==> flow/design.v <==
`timescale 1ns/1ps
module MODULE_STATIC_PROCESS (
    input clk,
    input rst,
    input [3:0] state_info,
    input [11:0] read_from_aux,
    input [11:0] read_from_ram,
    output reg [11:0] write2aux,
    output reg [11:0] write2ram,
    output reg [9:0] write2aux_addr,
    output reg [9:0] read_from_aux_addr,
    output reg [18:0] write2ram_addr,
    output reg[18:0] read_from_ram_addr,
    output reg ena_write_ram,
    output done
);
reg [18:0] cnt;
reg done_;
assign done=done_;
reg [4:0] cnt_buffer;
reg [11:0] color_buffer;
reg [11:0] buffer;
reg [11:0] color_reduced;
reg [15:0] color_cnt_1;
reg [15:0] color_cnt_2;
reg [15:0] color_cnt_3;
reg [15:0] color_cnt_4;
reg [15:0] color_cnt_5;
reg [15:0] color_cnt_6;
reg [15:0] color_cnt_7;
reg [15:0] color_cnt_8;
reg [15:0] color_cnt_9;
reg [15:0] color_cnt_10;
reg [15:0] color_cnt_11;
reg [15:0] color_cnt_12;
reg [15:0] color_cnt_13;
reg [15:0] color_cnt_14;
reg [15:0] color_cnt_15;
reg [15:0] color_cnt_16;
reg is_read_done;
always @(posedge clk) 
begin
    if(!rst)
    begin
      cnt=0;
      done_=0;
      cnt_buffer=0;
      color_buffer=0;
      buffer=0;
      color_reduced=0;
      color_cnt_1=0;
      color_cnt_2=0;
      color_cnt_3=0;
      color_cnt_4=0;
      color_cnt_5=0;
      color_cnt_6=0;
      color_cnt_7=0;
      color_cnt_8=0;
      color_cnt_9=0;
      color_cnt_10=0;
      color_cnt_11=0;
      color_cnt_12=0;
      color_cnt_13=0;
      color_cnt_14=0;
      color_cnt_15=0;
      color_cnt_16=0;
      is_read_done=0;
      write2aux=0;
      write2ram=0;
      write2aux_addr=0;
      read_from_aux_addr=0;
      write2ram_addr=0;
      read_from_ram_addr=0;
      ena_write_ram=0;
    end
    else if(done_==0&&(state_info==4'b1000||state_info==4'b1001))
    begin
      if(cnt_buffer==4'b0000)
      begin
        if(state_info==4'b1000)
          color_buffer=(read_from_ram[11:8]*8'd30+read_from_ram[7:4]*8'd59+read_from_ram[3:0]*8'd11)*9/8'd100;
        else if(state_info==4'b1001)
          color_buffer=(read_from_ram[11:8]*8'd30+read_from_ram[7:4]*8'd59+read_from_ram[3:0]*8'd11)*8/8'd100;
        read_from_ram_addr=cnt-641;
        cnt_buffer=cnt_buffer+1;
      end
      else if(cnt_buffer==4'b0001)  
      begin
        if(cnt%640==0||cnt<640)
            color_buffer=color_buffer-0;
        else
        begin
          color_reduced=(read_from_ram[11:8]*8'd30+read_from_ram[7:4]*8'd59+read_from_ram[3:0]*8'd11)/8'd100;
          if(color_buffer<color_reduced)
            color_buffer=0;
          else
            color_buffer=color_buffer-color_reduced;
        end
        read_from_ram_addr=cnt-640;
        cnt_buffer=cnt_buffer+1;
      end
      else if(cnt_buffer==4'b0010)  
      begin
        if(cnt<640)
            color_buffer=color_buffer-0;
        else
        begin
          color_reduced=(read_from_ram[11:8]*8'd30+read_from_ram[7:4]*8'd59+read_from_ram[3:0]*8'd11)/8'd100;
          if(color_buffer<color_reduced)
            color_buffer=0;
          else
            color_buffer=color_buffer-color_reduced;
        end
        read_from_ram_addr=cnt-639;
        cnt_buffer=cnt_buffer+1;
      end
      else if(cnt_buffer==4'b0011)  
      begin
        if(cnt<640||(cnt-639)%640==0)
            color_buffer=color_buffer-0;
        else
        begin
          color_reduced=(read_from_ram[11:8]*8'd30+read_from_ram[7:4]*8'd59+read_from_ram[3:0]*8'd11)/8'd100;
          if(color_buffer<color_reduced)
            color_buffer=0;
          else
            color_buffer=color_buffer-color_reduced;
        end
        read_from_ram_addr=cnt-1;
        cnt_buffer=cnt_buffer+1;
      end
      else if(cnt_buffer==4'b0100)  
      begin
        if(cnt%640==0)
            color_buffer=color_buffer-0;
        else
        begin
        color_reduced=(read_from_ram[11:8]*8'd30+read_from_ram[7:4]*8'd59+read_from_ram[3:0]*8'd11)/8'd100;
          if(color_buffer<color_reduced)
            color_buffer=0;
          else
            color_buffer=color_buffer-color_reduced;
        end
        read_from_ram_addr=cnt+1;
        cnt_buffer=cnt_buffer+1;
      end
      else if(cnt_buffer==4'b0101)  
      begin
        if(cnt>=639&&(cnt-639)%640==0)
          color_buffer=color_buffer-0;
        else 
        begin
          color_reduced=(read_from_ram[11:8]*8'd30+read_from_ram[7:4]*8'd59+read_from_ram[3:0]*8'd11)/8'd100;
          if(color_buffer<color_reduced)
            color_buffer=0;
          else
            color_buffer=color_buffer-color_reduced;
        end
        read_from_ram_addr=cnt+640-1;
        cnt_buffer=cnt_buffer+1;
      end
      else if(cnt_buffer==4'b0110)  
      begin
        if(cnt%640==0||cnt>640*479)
            color_buffer=color_buffer-0;
        else 
        begin
          color_reduced=(read_from_ram[11:8]*8'd30+read_from_ram[7:4]*8'd59+read_from_ram[3:0]*8'd11)/8'd100;
          if(color_buffer<color_reduced)
            color_buffer=0;
          else
            color_buffer=color_buffer-color_reduced;
        end
        read_from_ram_addr=cnt+640;
        cnt_buffer=cnt_buffer+1;
      end
      else if(cnt_buffer==4'b0111) 
      begin
        if(cnt>640*479)
            color_buffer=color_buffer-0;
        else
        begin
          color_reduced=(read_from_ram[11:8]*8'd30+read_from_ram[7:4]*8'd59+read_from_ram[3:0]*8'd11)/8'd100;
          if(color_buffer<color_reduced)
            color_buffer=0;
          else
            color_buffer=color_buffer-color_reduced;
        end
        read_from_aux_addr=(cnt-1)%640;  
        read_from_ram_addr=cnt+640+1;
        cnt_buffer=cnt_buffer+1;
      end
      else if(cnt_buffer==4'b1000)   
      begin
        if(cnt>640*479||(cnt>=630&&(cnt-639)%640==0))
            color_buffer=color_buffer-0;
        else
        begin
          color_reduced=(read_from_ram[11:8]*8'd30+read_from_ram[7:4]*8'd59+read_from_ram[3:0]*8'd11)/8'd100;
          if(color_buffer<color_reduced)
            color_buffer=0;
          else
            color_buffer=color_buffer-color_reduced;
        end
        color_buffer={color_buffer[3:0],color_buffer[3:0],color_buffer[3:0]};
        cnt=cnt+1;
        ena_write_ram=1;
        read_from_ram_addr=cnt; 
        cnt_buffer=0;
        write2ram_addr=cnt-640-2;
        read_from_aux_addr=(cnt-2)%640;
        write2ram=read_from_aux;   
        write2aux_addr=(cnt-2)%640;
        write2aux=buffer;
        buffer=color_buffer;
        if(cnt==640*480)
        begin
            done_=1;
            ena_write_ram=0;
            cnt=0;
            cnt_buffer=0;
        end
      end
    end
    else if(done_==0&& state_info==4'b1010)
    begin
          if(cnt_buffer==4'b0000)
          begin
            color_buffer=(read_from_ram[11:8]*8'd30+read_from_ram[7:4]*8'd59+read_from_ram[3:0]*8'd11)*4/8'd100;
            read_from_ram_addr=cnt-641;
            cnt_buffer=cnt_buffer+1;
          end
          else if(cnt_buffer==4'b0001)  
          begin
            if(cnt%640==0||cnt<640)
                color_buffer=color_buffer+0;
            else
            begin
              color_reduced=(read_from_ram[11:8]*8'd30+read_from_ram[7:4]*8'd59+read_from_ram[3:0]*8'd11)/8'd100;
              color_buffer=color_buffer+color_reduced;
            end
            read_from_ram_addr=cnt-640;
            cnt_buffer=cnt_buffer+1;
          end
          else if(cnt_buffer==4'b0010)  
          begin
            if(cnt<640)
                color_buffer=color_buffer-0;
            else
            begin
              color_reduced=(read_from_ram[11:8]*8'd30+read_from_ram[7:4]*8'd59+read_from_ram[3:0]*8'd11)*2/8'd100;
              color_buffer=color_buffer+color_reduced;
            end
            read_from_ram_addr=cnt-639;
            cnt_buffer=cnt_buffer+1;
          end
          else if(cnt_buffer==4'b0011)  
          begin
            if(cnt<640||(cnt-639)%640==0)
                color_buffer=color_buffer-0;
            else
            begin
              color_reduced=(read_from_ram[11:8]*8'd30+read_from_ram[7:4]*8'd59+read_from_ram[3:0]*8'd11)/8'd100;
              color_buffer=color_buffer+color_reduced;
            end
            read_from_ram_addr=cnt-1;
            cnt_buffer=cnt_buffer+1;
          end
          else if(cnt_buffer==4'b0100)  
          begin
            if(cnt%640==0)
                color_buffer=color_buffer-0;
            else
            begin
              color_reduced=(read_from_ram[11:8]*8'd30+read_from_ram[7:4]*8'd59+read_from_ram[3:0]*8'd11)*2/8'd100;
              color_buffer=color_buffer+color_reduced;
            end
            read_from_ram_addr=cnt+1;
            cnt_buffer=cnt_buffer+1;
          end
          else if(cnt_buffer==4'b0101)  
          begin
            if(cnt>=639&&(cnt-639)%640==0)
              color_buffer=color_buffer-0;
            else 
            begin
              color_reduced=(read_from_ram[11:8]*8'd30+read_from_ram[7:4]*8'd59+read_from_ram[3:0]*8'd11)*2/8'd100;
              color_buffer=color_buffer+color_reduced;
            end
            read_from_ram_addr=cnt+640-1;
            cnt_buffer=cnt_buffer+1;
          end
          else if(cnt_buffer==4'b0110)  
          begin
            if(cnt%640==0||cnt>640*479)
                color_buffer=color_buffer-0;
            else 
            begin
              color_reduced=(read_from_ram[11:8]*8'd30+read_from_ram[7:4]*8'd59+read_from_ram[3:0]*8'd11)/8'd100;
              color_buffer=color_buffer+color_reduced;
            end
            read_from_ram_addr=cnt+640;
            cnt_buffer=cnt_buffer+1;
          end
          else if(cnt_buffer==4'b0111) 
          begin
            if(cnt>640*479)
                color_buffer=color_buffer-0;
            else
            begin
              color_reduced=(read_from_ram[11:8]*8'd30+read_from_ram[7:4]*8'd59+read_from_ram[3:0]*8'd11)*2/8'd100;
              color_buffer=color_buffer+color_reduced;
            end
            read_from_aux_addr=(cnt-1)%640;  
            read_from_ram_addr=cnt+640+1;
            cnt_buffer=cnt_buffer+1;
          end
          else if(cnt_buffer==4'b1000)   
          begin
            if(cnt>640*479||(cnt>=630&&(cnt-639)%640==0))
                color_buffer=color_buffer-0;
            else
            begin
              color_reduced=(read_from_ram[11:8]*8'd30+read_from_ram[7:4]*8'd59+read_from_ram[3:0]*8'd11)/8'd100;
              color_buffer=color_buffer+color_reduced;
            end
            color_buffer=color_buffer/16;
            color_buffer={color_buffer[3:0],color_buffer[3:0],color_buffer[3:0]};
            cnt=cnt+1;
            ena_write_ram=1;
            read_from_ram_addr=cnt;  
            cnt_buffer=0;
            write2ram_addr=cnt-640-2; 
            read_from_aux_addr=(cnt-2)%640;
            write2ram=read_from_aux;   
            write2aux_addr=(cnt-2)%640;
            write2aux=buffer;
            buffer=color_buffer;
            if(cnt==640*480)
            begin
                done_=1;
                ena_write_ram=0;
                    cnt=0;
                cnt_buffer=0;
            end
          end
    end
    else if(done_==0&& state_info==4'b1011)
    begin
          if(cnt_buffer==4'b0000)
          begin
            color_buffer=12'b000000000111;
            read_from_ram_addr=cnt-641;
            cnt_buffer=cnt_buffer+1;
          end
          else if(cnt_buffer==4'b0001)  
          begin
            if(cnt%640==0||cnt<640)
                color_buffer=color_buffer+0;
            else
            begin
              color_reduced=(read_from_ram[11:8]*8'd30+read_from_ram[7:4]*8'd59+read_from_ram[3:0]*8'd11)/8'd100;
              color_buffer=color_buffer+color_reduced;
            end
            read_from_ram_addr=cnt-640;
            cnt_buffer=cnt_buffer+1;
          end
          else if(cnt_buffer==4'b0010)  
          begin
            color_buffer=color_buffer-0;
            read_from_ram_addr=cnt-639;
            cnt_buffer=cnt_buffer+1;
          end
          else if(cnt_buffer==4'b0011)  
          begin
            color_buffer=color_buffer-0;
            read_from_ram_addr=cnt-1;
            cnt_buffer=cnt_buffer+1;
          end
          else if(cnt_buffer==4'b0100)  
          begin
            color_buffer=color_buffer-0;
            read_from_ram_addr=cnt+1;
            cnt_buffer=cnt_buffer+1;
          end
          else if(cnt_buffer==4'b0101)  
          begin
            color_buffer=color_buffer-0;
            read_from_ram_addr=cnt+640-1;
            cnt_buffer=cnt_buffer+1;
          end
          else if(cnt_buffer==4'b0110)  
          begin
            color_buffer=color_buffer-0;
            read_from_ram_addr=cnt+640;
            cnt_buffer=cnt_buffer+1;
          end
          else if(cnt_buffer==4'b0111) 
          begin
            color_buffer=color_buffer-0;
            read_from_aux_addr=(cnt-1)%640;  
            read_from_ram_addr=cnt+640+1;
            cnt_buffer=cnt_buffer+1;
          end
          else if(cnt_buffer==4'b1000)   
          begin
            if(cnt>640*479||(cnt>=630&&(cnt-639)%640==0))
                color_buffer=color_buffer-0;
            else
            begin
              color_reduced=(read_from_ram[11:8]*8'd30+read_from_ram[7:4]*8'd59+read_from_ram[3:0]*8'd11)/8'd100;
              if(color_buffer>color_reduced)
                color_buffer=color_buffer-color_reduced;
              else
                color_buffer=0;
            end
            color_buffer={color_buffer[3:0],color_buffer[3:0],color_buffer[3:0]};
            cnt=cnt+1;
            ena_write_ram=1;
            read_from_ram_addr=cnt;  
            cnt_buffer=0;
            write2ram_addr=cnt-640-2; 
            read_from_aux_addr=(cnt-2)%640;
            write2ram=read_from_aux;   
            write2aux_addr=(cnt-2)%640;
            write2aux=buffer;
            buffer=color_buffer;
            if(cnt==640*480)
            begin
                done_=1;
                ena_write_ram=0;
                    cnt=0;
                cnt_buffer=0;
            end
          end
    end
    else if(done_==1'b1&&state_info<4'b1000)
    begin
      done_=1'b0;
      read_from_aux_addr=0;
      read_from_ram_addr=0;
      cnt=0;
      color_cnt_1=0;
      color_cnt_2=0;
      color_cnt_3=0;
      color_cnt_4=0;
      color_cnt_5=0;
      color_cnt_6=0;
      color_cnt_7=0;
      color_cnt_8=0;
      color_cnt_9=0;
      color_cnt_10=0;
      color_cnt_11=0;
      color_cnt_12=0;
      color_cnt_13=0;
      color_cnt_14=0;
      color_cnt_15=0;
      color_cnt_16=0;
      is_read_done=0;
    end
    else if(done_==1'b0 && state_info==4'b1100)
    begin
      if(cnt==480*640&&is_read_done==0)
      begin
        is_read_done=1;
        cnt=0;
      end
      if(is_read_done==0&&cnt<480*640)
      begin
        read_from_ram_addr=cnt;
        color_reduced=(read_from_ram[11:8]*8'd30+read_from_ram[7:4]*8'd59+read_from_ram[3:0]*8'd11)/8'd100;
        if(color_reduced[3:0]==4'b0000)
          color_cnt_1=color_cnt_1+1;
        else if(color_reduced[3:0]==4'b0001)
          color_cnt_2=color_cnt_2+1;
        else if(color_reduced[3:0]==4'b0010)
          color_cnt_3=color_cnt_3+1;
        else if(color_reduced[3:0]==4'b0011)
          color_cnt_4=color_cnt_4+1;
        else if(color_reduced[3:0]==4'b0100)
          color_cnt_5=color_cnt_5+1;
        else if(color_reduced[3:0]==4'b0101)
          color_cnt_6=color_cnt_6+1;
        else if(color_reduced[3:0]==4'b0110)
          color_cnt_7=color_cnt_7+1;
        else if(color_reduced[3:0]==4'b0111)
          color_cnt_8=color_cnt_8+1;
        else if(color_reduced[3:0]==4'b1000)
          color_cnt_9=color_cnt_9+1;
        else if(color_reduced[3:0]==4'b1001)
          color_cnt_10=color_cnt_10+1;
        else if(color_reduced[3:0]==4'b1010)
          color_cnt_11=color_cnt_11+1;
        else if(color_reduced[3:0]==4'b1011)
          color_cnt_12=color_cnt_12+1;
        else if(color_reduced[3:0]==4'b1100)
          color_cnt_13=color_cnt_13+1;
        else if(color_reduced[3:0]==4'b1101)
          color_cnt_14=color_cnt_14+1;
        else if(color_reduced[3:0]==4'b1110)
          color_cnt_15=color_cnt_15+1;
        else if(color_reduced[3:0]==4'b1111)
          color_cnt_16=color_cnt_16+1;
        cnt=cnt+1;
      end
      else if(is_read_done==1&&done_==0)
      begin
        if(cnt==640*480)
        begin
          done_=1;
          ena_write_ram=0;
        end
        else
        begin
          ena_write_ram=1;
          write2ram_addr=cnt;
          if(cnt%640<40)  
          begin
            if((480-(cnt/640))<color_cnt_1/160)
              write2ram=12'hFFD;
            else
              write2ram=12'b000000000000;
          end
          else if(cnt%640<80)
          begin
            if((480-(cnt/640))<color_cnt_2/160)
              write2ram=12'hFF0;
            else
              write2ram=12'b000000000000;
          end
          else if(cnt%640<120)
          begin
            if((480-(cnt/640))<color_cnt_3/160)
              write2ram=12'hFFF;
            else
              write2ram=12'b000000000000;
          end
          else if(cnt%640<160)
          begin
            if((480-(cnt/640))<color_cnt_4/160)
              write2ram=12'h0f0;
            else
              write2ram=12'b000000000000;
          end
          else if(cnt%640<200)
          begin
            if((480-(cnt/640))<color_cnt_5/160)
              write2ram=12'hFFE;
            else
              write2ram=12'b000000000000;
          end
          else if(cnt%640<240)
          begin
            if((480-(cnt/640))<color_cnt_6/160)
              write2ram=12'hCFC;
            else
              write2ram=12'b000000000000;
          end
          else if(cnt%640<280)
          begin
            if((480-(cnt/640))<color_cnt_7/160)
              write2ram=12'hfed;
            else
              write2ram=12'b000000000000;
          end
          else if(cnt%640<320)
          begin
            if((480-(cnt/640))<color_cnt_8/160)
              write2ram=12'h9ff;
            else
              write2ram=12'b000000000000;
          end
          else if(cnt%640<360)
          begin
            if((480-(cnt/640))<color_cnt_9/160)
              write2ram=12'hfdb;
            else
              write2ram=12'b000000000000;
          end
          else if(cnt%640<400)
          begin
            if((480-(cnt/640))<color_cnt_10/160)
              write2ram=12'hbff;
            else
              write2ram=12'b000000000000;
          end
          else if(cnt%640<440)
          begin
            if((480-(cnt/640))<color_cnt_11/160)
              write2ram=12'hfeb;
            else
              write2ram=12'b000000000000;
          end
          else if(cnt%640<480)
          begin
            if((480-(cnt/640))<color_cnt_12/160)
              write2ram=12'h8cf;
            else
              write2ram=12'b000000000000;
          end
          else if(cnt%640<520)
          begin
            if((480-(cnt/640))<color_cnt_13/160)
              write2ram=12'heef;
            else
              write2ram=12'b000000000000;
          end
          else if(cnt%640<560)
          begin
            if((480-(cnt/640))<color_cnt_14/160)
              write2ram=12'h9f9;
            else
              write2ram=12'b000000000000;
          end
          else if(cnt%640<600)
          begin
            if((480-(cnt/640))<color_cnt_15/160)
              write2ram=12'hfee;
            else
              write2ram=12'b000000000000;
          end
          else if(cnt%640<640)
          begin
            if((480-(cnt/640))<color_cnt_16/160)
              write2ram=12'hfcc;
            else
              write2ram=12'b000000000000;
          end
          cnt=cnt+1;
        end
      end
    end
end
endmodule  
* From RTL to reports: MODULE_STATIC_PROCESS
What the tools print for MODULE_STATIC_PROCESS, step after step.
Line numbers count from 1 in the design file above.
Operators carry their Yosys type and port widths (W data, S select, Z words).
The mark n/a stands for no value.
- Top module :: MODULE_STATIC_PROCESS
- Clock port :: clk
- Library :: sky130hd
- Library corner :: tt_025C_1v80

* Elaborated design
Yosys after proc, flatten, opt, wreduce and memory -nomap, before mapping. Memory bits, and registers merged into a memory's read port (data or address), are not among the register bits. Print and check cells are not counted.
- Add/sub/neg operators :: 37
- Multipliers :: 7
- Divide/modulo/power cells :: 27
- Magnitude comparators :: 40
- Eq/ne operators :: 94
- Mux-type cells :: 456
- Bitwise operators :: 8
- Reductions and logical operators :: 70
** Operator list (count)
- $div A16 B8 Y32 const B :: 16
- $mux W16 :: 184
- $mux W12 :: 128
- $mux W19 :: 57
- $mod A32 B10 Y32 const B :: 3
- $div A32 B7 Y32 const B :: 4
- $mod A19 B10 Y32 const B :: 2
- $lt A32 B32 Y1 :: 16
- $div A19 B10 Y32 const B :: 1
- $add A16 B1 Y16 const B :: 16
- $mux W10 :: 25
- $lt A32 B9 Y1 const B :: 6
- $lt A32 B10 Y1 const B :: 4
- $mul A32 B4 Y32 const B :: 1
- $mul A4 B4 Y8 const B :: 4
- $lt A32 B8 Y1 const B :: 3
- $div A12 B7 Y12 const B :: 1
- $mul A4 B6 Y10 const B :: 2
- $ne A2 B2 Y1 const B :: 35
- $lt A32 B7 Y1 const B :: 2
- $logic_not A32 Y1 :: 2
- $mux W5 :: 12
- $add A19 B1 Y19 const B :: 3
- $sub A19 B10 Y19 const B :: 3
- $eq A19 B19 Y1 const B :: 3
- $eq A4 B4 Y1 const B :: 13
- $reduce_and A24 Y1 :: 2
- $mux W1 :: 45
Other operator kinds: 70; their cells: 146.
- Register bits after elaboration :: 389
- Input bits :: 30
- Elaborated cells :: 768

* Depth
Longest topological path by Yosys (ltp), each cell counted once; first at word level (registers and memories cut), then after technology mapping (sequential cells cut; the memories' decode and read muxes count).
- Depth in word-level cells :: 37
- ABC_AREA :: 0
- Depth in mapped cells :: 133
- Gate-level depth less buffers :: 129

* Netlist
Yosys stat after the flow's synthesis: flattened, memories mapped to cells. It holds for the ABC_AREA given above (unset counts as 0); a run with the other value may have another netlist.
Totals and module areas in this step are rounded.
- Cells in the netlist :: 5159
- Chip area (Yosys) :: 36600 um2
- Sequential part of the area :: 7470 um2
- Flip-flops :: 373
- Buffers :: 329
** Cells by type
- sky130_fd_sc_hd__dfxtp_1 :: count 373, area in all 7.47E+03 um2
- sky130_fd_sc_hd__nor2_1 :: count 686, area in all 2574.97 um2
- sky130_fd_sc_hd__xnor2_1 :: count 232, area in all 2.03E+03 um2
- sky130_fd_sc_hd__nand2_1 :: count 535, area in all 2.01E+03 um2
- sky130_fd_sc_hd__xor2_1 :: count 219, area in all 1918.09 um2
- sky130_fd_sc_hd__ha_1 :: count 153, area in all 1.91E+03 um2
- sky130_fd_sc_hd__a21oi_1 :: count 372, area in all 1.86E+03 um2
- sky130_fd_sc_hd__o21ai_0 :: count 350, area in all 1751.68 um2
- sky130_fd_sc_hd__clkbuf_1 :: count 256, area in all 960.922 um2
- sky130_fd_sc_hd__nand3_1 :: count 189, area in all 945.907 um2
- sky130_fd_sc_hd__nor3_1 :: count 134, area in all 670.643 um2
- sky130_fd_sc_hd__mux2i_1 :: count 65, area in all 650.624 um2
- sky130_fd_sc_hd__fa_1 :: count 32, area in all 640.614 um2
- sky130_fd_sc_hd__inv_1 :: count 169, area in all 634.358 um2
- sky130_fd_sc_hd__a211oi_1 :: count 81, area in all 608.083 um2
- sky130_fd_sc_hd__o211ai_1 :: count 78, area in all 585.562 um2
- sky130_fd_sc_hd__or3_1 :: count 79, area in all 494.224 um2
- sky130_fd_sc_hd__and3_1 :: count 77, area in all 481.712 um2
Not listed: further types 114, cells in them 1079.

* Worst setup path after synthesis
Source: OpenSTA report_checks on the synthesized netlist (no wires, ideal clock, input and output delay 20% of the period each), path of least setup slack; recovery checks are left aside. Register names are those of the netlist, which keeps one name where synthesis merged equal registers.
- Path kind :: in2reg
- From :: input port read_from_ram[8]
- To :: register color_buffer[11]
- Period :: 29.0 ns
- Input delay :: 5.800 ns
- Setup time :: 0.065 ns
- Time at the first pin :: 5.800 ns
- Data arrival time :: 29.689 ns
- Data required time :: 28.935 ns
- Path slack :: -0.754 ns
- Delay of the path :: 23.954 ns
- Stages on the path :: 124
- Period reached after synthesis :: 29.754 ns
"delay of the path" is the arrival time less input delay plus setup time.
"stages on the path": output pins that drive a net of the path, with the launching flip-flop's if there is one; two outputs of one cell count as two.
"period reached after synthesis" is the clock period less the worst setup slack; recovery checks do not enter. This is arithmetic on one report: input and output delays are still those of the set period (20% each).
Between the ends stands the longest chain of elaborated cells between them, by number of cells; it is not shown to be the way that was timed. Of several equally long chains one is given.
A line is the first line of the expression or statement that the cell stems from. Yosys adds cells for indexed reads and writes and turns some case tables into memories.
At most two assigning lines are given for a register; there are more.
- Cell sequence :: sky130_fd_sc_hd__fa_1 > sky130_fd_sc_hd__fa_1 > sky130_fd_sc_hd__inv_1 > sky130_fd_sc_hd__fa_1 > sky130_fd_sc_hd__inv_1 > sky130_fd_sc_hd__ha_1 > sky130_fd_sc_hd__fa_1 > sky130_fd_sc_hd__fa_1 > sky130_fd_sc_hd__inv_1 > sky130_fd_sc_hd__fa_1 > sky130_fd_sc_hd__inv_1 > sky130_fd_sc_hd__ha_1 > sky130_fd_sc_hd__nor2b_1 > sky130_fd_sc_hd__o21ai_0 > sky130_fd_sc_hd__a21boi_0 > sky130_fd_sc_hd__o21ai_0 > sky130_fd_sc_hd__nand2b_1 > sky130_fd_sc_hd__a21o_1 > [88 not listed] > sky130_fd_sc_hd__a21oi_1 > sky130_fd_sc_hd__o21bai_1 > sky130_fd_sc_hd__a21oi_1 > sky130_fd_sc_hd__o21bai_1 > sky130_fd_sc_hd__a21oi_1 > sky130_fd_sc_hd__o21bai_1 > sky130_fd_sc_hd__a21oi_1 > sky130_fd_sc_hd__o21bai_1 > sky130_fd_sc_hd__a21oi_1 > sky130_fd_sc_hd__xnor2_1 > sky130_fd_sc_hd__nor2_1 > sky130_fd_sc_hd__a21oi_1 > sky130_fd_sc_hd__o22ai_1 > sky130_fd_sc_hd__a211oi_1 > sky130_fd_sc_hd__o221ai_1 > sky130_fd_sc_hd__a21oi_1 > sky130_fd_sc_hd__mux2i_1 > sky130_fd_sc_hd__nor2_1
- Cells in the longest elaborated chain :: 19
- Elaborated cells on any way between the ends :: 68
- Classes of those cells :: 7 x add/sub; 3 x mul; 5 x div; 2 x compare; 51 x mux
** Ends and longest elaborated chain, post-synthesis
- start, declared :: line 7 : input [11:0] read_from_ram,
- $mul A4 B4 Y8 :: line 411 : color_reduced=(read_from_ram[11:8]*8'd30+read_from_ram[7:4]*8'd59+read_from_ram[3:0]*8'd11)/8'd100;
- $add A9 B10 Y11 :: line 411
- $add A11 B8 Y12 :: line 411
- $div A12 B7 Y12 :: line 411
- $sub A12 B12 Y12 :: line 413 : color_buffer=color_buffer-color_reduced;
- $mux W4 :: line 412 : if(color_buffer>color_reduced)
- $mux W4 :: line 407 : if(cnt>640*479||(cnt>=630&&(cnt-639)%640==0))
- [5 not listed]
- $mux W12 :: line 374 : else if(cnt_buffer==4'b0011)
- $mux W12 :: line 368 : else if(cnt_buffer==4'b0010)
- $mux W12 :: line 356 : else if(cnt_buffer==4'b0001)
- $mux W12 :: line 350 : if(cnt_buffer==4'b0000)
- $mux W12 :: line 348 : else if(done_==0&& state_info==4'b1011)
- $mux W12 :: line 225 : else if(done_==0&& state_info==4'b1010)
- $mux W12 :: line 76 : else if(done_==0&&(state_info==4'b1000||state_info==4'b1001))
- end, assigned :: line 81 : color_buffer=(read_from_ram[11:8]*8'd30+read_from_ram[7:4]*8'd59+read_from_ram[3:0]*8'd11)*9/8'd100;
- end, assigned :: line 83 : color_buffer=(read_from_ram[11:8]*8'd30+read_from_ram[7:4]*8'd59+read_from_ram[3:0]*8'd11)*8/8'd100;
- end, declared :: line 21 : reg [11:0] color_buffer;

* Path in the finished layout
From the final timing report of stored run 1: the path of least setup slack in the routed layout; clock arrival at registers is part of the times.
- Path kind :: in2reg
- From :: input port read_from_ram[9]
- To :: register color_buffer[11]
- Period :: 25.0 ns
- Input delay :: 5.00 ns
- Setup time :: 0.07 ns
- Time at the first pin :: 5.00 ns
- Data arrival time :: 28.01 ns
- Data required time :: 25.57 ns
- Path slack :: -2.45 ns
- Stages on the path :: 125
Between the ends stands the longest chain of elaborated cells between them, by number of cells; it is not shown to be the way that was timed. Of several equally long chains one is given.
At most two assigning lines are given for a register; there are more.
- Cell sequence :: sky130_fd_sc_hd__buf_6 > sky130_fd_sc_hd__fa_2 > sky130_fd_sc_hd__fa_1 > sky130_fd_sc_hd__inv_2 > sky130_fd_sc_hd__fa_1 > sky130_fd_sc_hd__inv_2 > sky130_fd_sc_hd__ha_4 > sky130_fd_sc_hd__fa_2 > sky130_fd_sc_hd__fa_1 > sky130_fd_sc_hd__inv_1 > sky130_fd_sc_hd__fa_1 > sky130_fd_sc_hd__inv_2 > sky130_fd_sc_hd__ha_4 > sky130_fd_sc_hd__a21oi_2 > sky130_fd_sc_hd__o21ai_0 > sky130_fd_sc_hd__a21oi_2 > sky130_fd_sc_hd__xnor2_2 > sky130_fd_sc_hd__inv_1 > [89 not listed] > sky130_fd_sc_hd__a21oi_2 > sky130_fd_sc_hd__o21bai_1 > sky130_fd_sc_hd__a21oi_2 > sky130_fd_sc_hd__o21bai_1 > sky130_fd_sc_hd__a21oi_2 > sky130_fd_sc_hd__o21bai_1 > sky130_fd_sc_hd__a21oi_2 > sky130_fd_sc_hd__o21bai_1 > sky130_fd_sc_hd__a21oi_2 > sky130_fd_sc_hd__xnor2_1 > sky130_fd_sc_hd__nor2_1 > sky130_fd_sc_hd__a21oi_1 > sky130_fd_sc_hd__o22ai_1 > sky130_fd_sc_hd__a211oi_2 > sky130_fd_sc_hd__o221ai_1 > sky130_fd_sc_hd__a21oi_1 > sky130_fd_sc_hd__mux2i_1 > sky130_fd_sc_hd__nor2_1
- Cells in the longest elaborated chain :: 19
- Elaborated cells on any way between the ends :: 68
- Classes of those cells :: 7 x add/sub; 3 x mul; 5 x div; 2 x compare; 51 x mux
** Ends and longest elaborated chain, post-layout
- start, declared :: line 7 : input [11:0] read_from_ram,
- $mul A4 B4 Y8 :: line 411 : color_reduced=(read_from_ram[11:8]*8'd30+read_from_ram[7:4]*8'd59+read_from_ram[3:0]*8'd11)/8'd100;
- $add A9 B10 Y11 :: line 411
- $add A11 B8 Y12 :: line 411
- $div A12 B7 Y12 :: line 411
- $sub A12 B12 Y12 :: line 413 : color_buffer=color_buffer-color_reduced;
- $mux W4 :: line 412 : if(color_buffer>color_reduced)
- $mux W4 :: line 407 : if(cnt>640*479||(cnt>=630&&(cnt-639)%640==0))
- [5 not listed]
- $mux W12 :: line 374 : else if(cnt_buffer==4'b0011)
- $mux W12 :: line 368 : else if(cnt_buffer==4'b0010)
- $mux W12 :: line 356 : else if(cnt_buffer==4'b0001)
- $mux W12 :: line 350 : if(cnt_buffer==4'b0000)
- $mux W12 :: line 348 : else if(done_==0&& state_info==4'b1011)
- $mux W12 :: line 225 : else if(done_==0&& state_info==4'b1010)
- $mux W12 :: line 76 : else if(done_==0&&(state_info==4'b1000||state_info==4'b1001))
- end, assigned :: line 81 : color_buffer=(read_from_ram[11:8]*8'd30+read_from_ram[7:4]*8'd59+read_from_ram[3:0]*8'd11)*9/8'd100;
- end, assigned :: line 83 : color_buffer=(read_from_ram[11:8]*8'd30+read_from_ram[7:4]*8'd59+read_from_ram[3:0]*8'd11)*8/8'd100;
- end, declared :: line 21 : reg [11:0] color_buffer;

==> results <==
Flow measurements of MODULE_STATIC_PROCESS on sky130hd: 5 stored runs with different settings, listed in no order. Input and output delays are each 20% of the period that was set; the output load is 0.01 pF.
By "period reached" is meant the clock period of the run minus its worst setup slack. This is arithmetic on one report: input and output delays are still those of the set period (20% each).
"critical path time" means the part of the period allowed to the worst setup path (the constraints hold back 20% at inputs and 20% at outputs) less its slack; where the path has registers, the arrival times of their clocks count too.
The measured numbers are rounded.

** Stored run 1
- Settings :: CELL_PAD_IN_SITES_DETAIL_PLACEMENT=1; CELL_PAD_IN_SITES_GLOBAL_PLACEMENT=2; CORE_UTILIZATION=47; CTS_CLUSTER_SIZE=86; GPL_TIMING_DRIVEN=1; MAX_ROUTING_LAYER=met4; MIN_ROUTING_LAYER=met1; PLACE_DENSITY=0.54; SLEW_MARGIN=15; TNS_END_PERCENT=70; period_ns=25.0; CAP_MARGIN=20; CORE_MARGIN=2
- Post-synthesis cell area :: 36,600 um2
- Total die area :: 80,100 um2
- Standard-cell area of the final layout :: 44,700 um2
- Final utilization :: 57.8 %
- Setup slack of the critical path :: -2.45 ns
- Final worst hold slack :: 0.459 ns
- Period reached :: 27.446 ns
- Critical path time :: 22.45 ns
- Critical path kind :: in2reg

** Stored run 2
- Settings :: CELL_PAD_IN_SITES_GLOBAL_PLACEMENT=2; CORE_UTILIZATION=47; CTS_CLUSTER_SIZE=86; GPL_TIMING_DRIVEN=1; MIN_ROUTING_LAYER=met1; PLACE_DENSITY_LB_ADDON=0.11; period_ns=25.0; CAP_MARGIN=20; CORE_MARGIN=2; SLEW_MARGIN=20
- Post-synthesis cell area :: 36,600 um2
- Total die area :: 80,100 um2
- Standard-cell area of the final layout :: 44,900 um2
- Final utilization :: 58.1 %
- Setup slack of the critical path :: -1.54 ns
- Final worst hold slack :: 0.454 ns
- Period reached :: 26.538 ns
- Critical path time :: 21.54 ns
- Critical path kind :: in2reg

** Stored run 3
- Settings :: ABC_AREA=1; CAP_MARGIN=25; CELL_PAD_IN_SITES_DETAIL_PLACEMENT=1; CORE_ASPECT_RATIO=0.86; CORE_UTILIZATION=40; CTS_CLUSTER_SIZE=83; MIN_ROUTING_LAYER=met2; PLACE_DENSITY=0.6; SETUP_SLACK_MARGIN=5.0; period_ns=29.0; CORE_MARGIN=2; SLEW_MARGIN=20
- Outcome :: did not finish, routing stopped with GRT-0116

** Stored run 4
- Settings :: ABC_AREA=0; CAP_MARGIN=30; CELL_PAD_IN_SITES_DETAIL_PLACEMENT=0; CELL_PAD_IN_SITES_GLOBAL_PLACEMENT=3; CORE_MARGIN=9; CORE_UTILIZATION=47; CTS_CLUSTER_DIAMETER=263; CTS_CLUSTER_SIZE=20; GPL_TIMING_DRIVEN=1; HOLD_SLACK_MARGIN=0.28; MAX_ROUTING_LAYER=met4; MIN_ROUTING_LAYER=met2; PLACE_DENSITY=0.54; SLEW_MARGIN=15; TNS_END_PERCENT=25; period_ns=15.7
- Outcome :: did not finish, placement stopped with GPL-0301

** Stored run 5
- Settings :: CAP_MARGIN=30; CELL_PAD_IN_SITES_DETAIL_PLACEMENT=1; CORE_ASPECT_RATIO=1.34; CORE_UTILIZATION=30; GPL_TIMING_DRIVEN=0; PLACE_DENSITY_LB_ADDON=0.24; SETUP_SLACK_MARGIN=5.0; TNS_END_PERCENT=95; period_ns=33.6; CORE_MARGIN=2; SLEW_MARGIN=20
- Post-synthesis cell area :: 36,600 um2
- Total die area :: 125,000 um2
- Standard-cell area of the final layout :: 44,700 um2
- Final utilization :: 36.8 %
- Setup slack of the critical path :: 3.67 ns
- Final worst hold slack :: 0.458 ns
- Period reached :: 29.926 ns
- Critical path time :: 23.21 ns
- Critical path kind :: in2reg
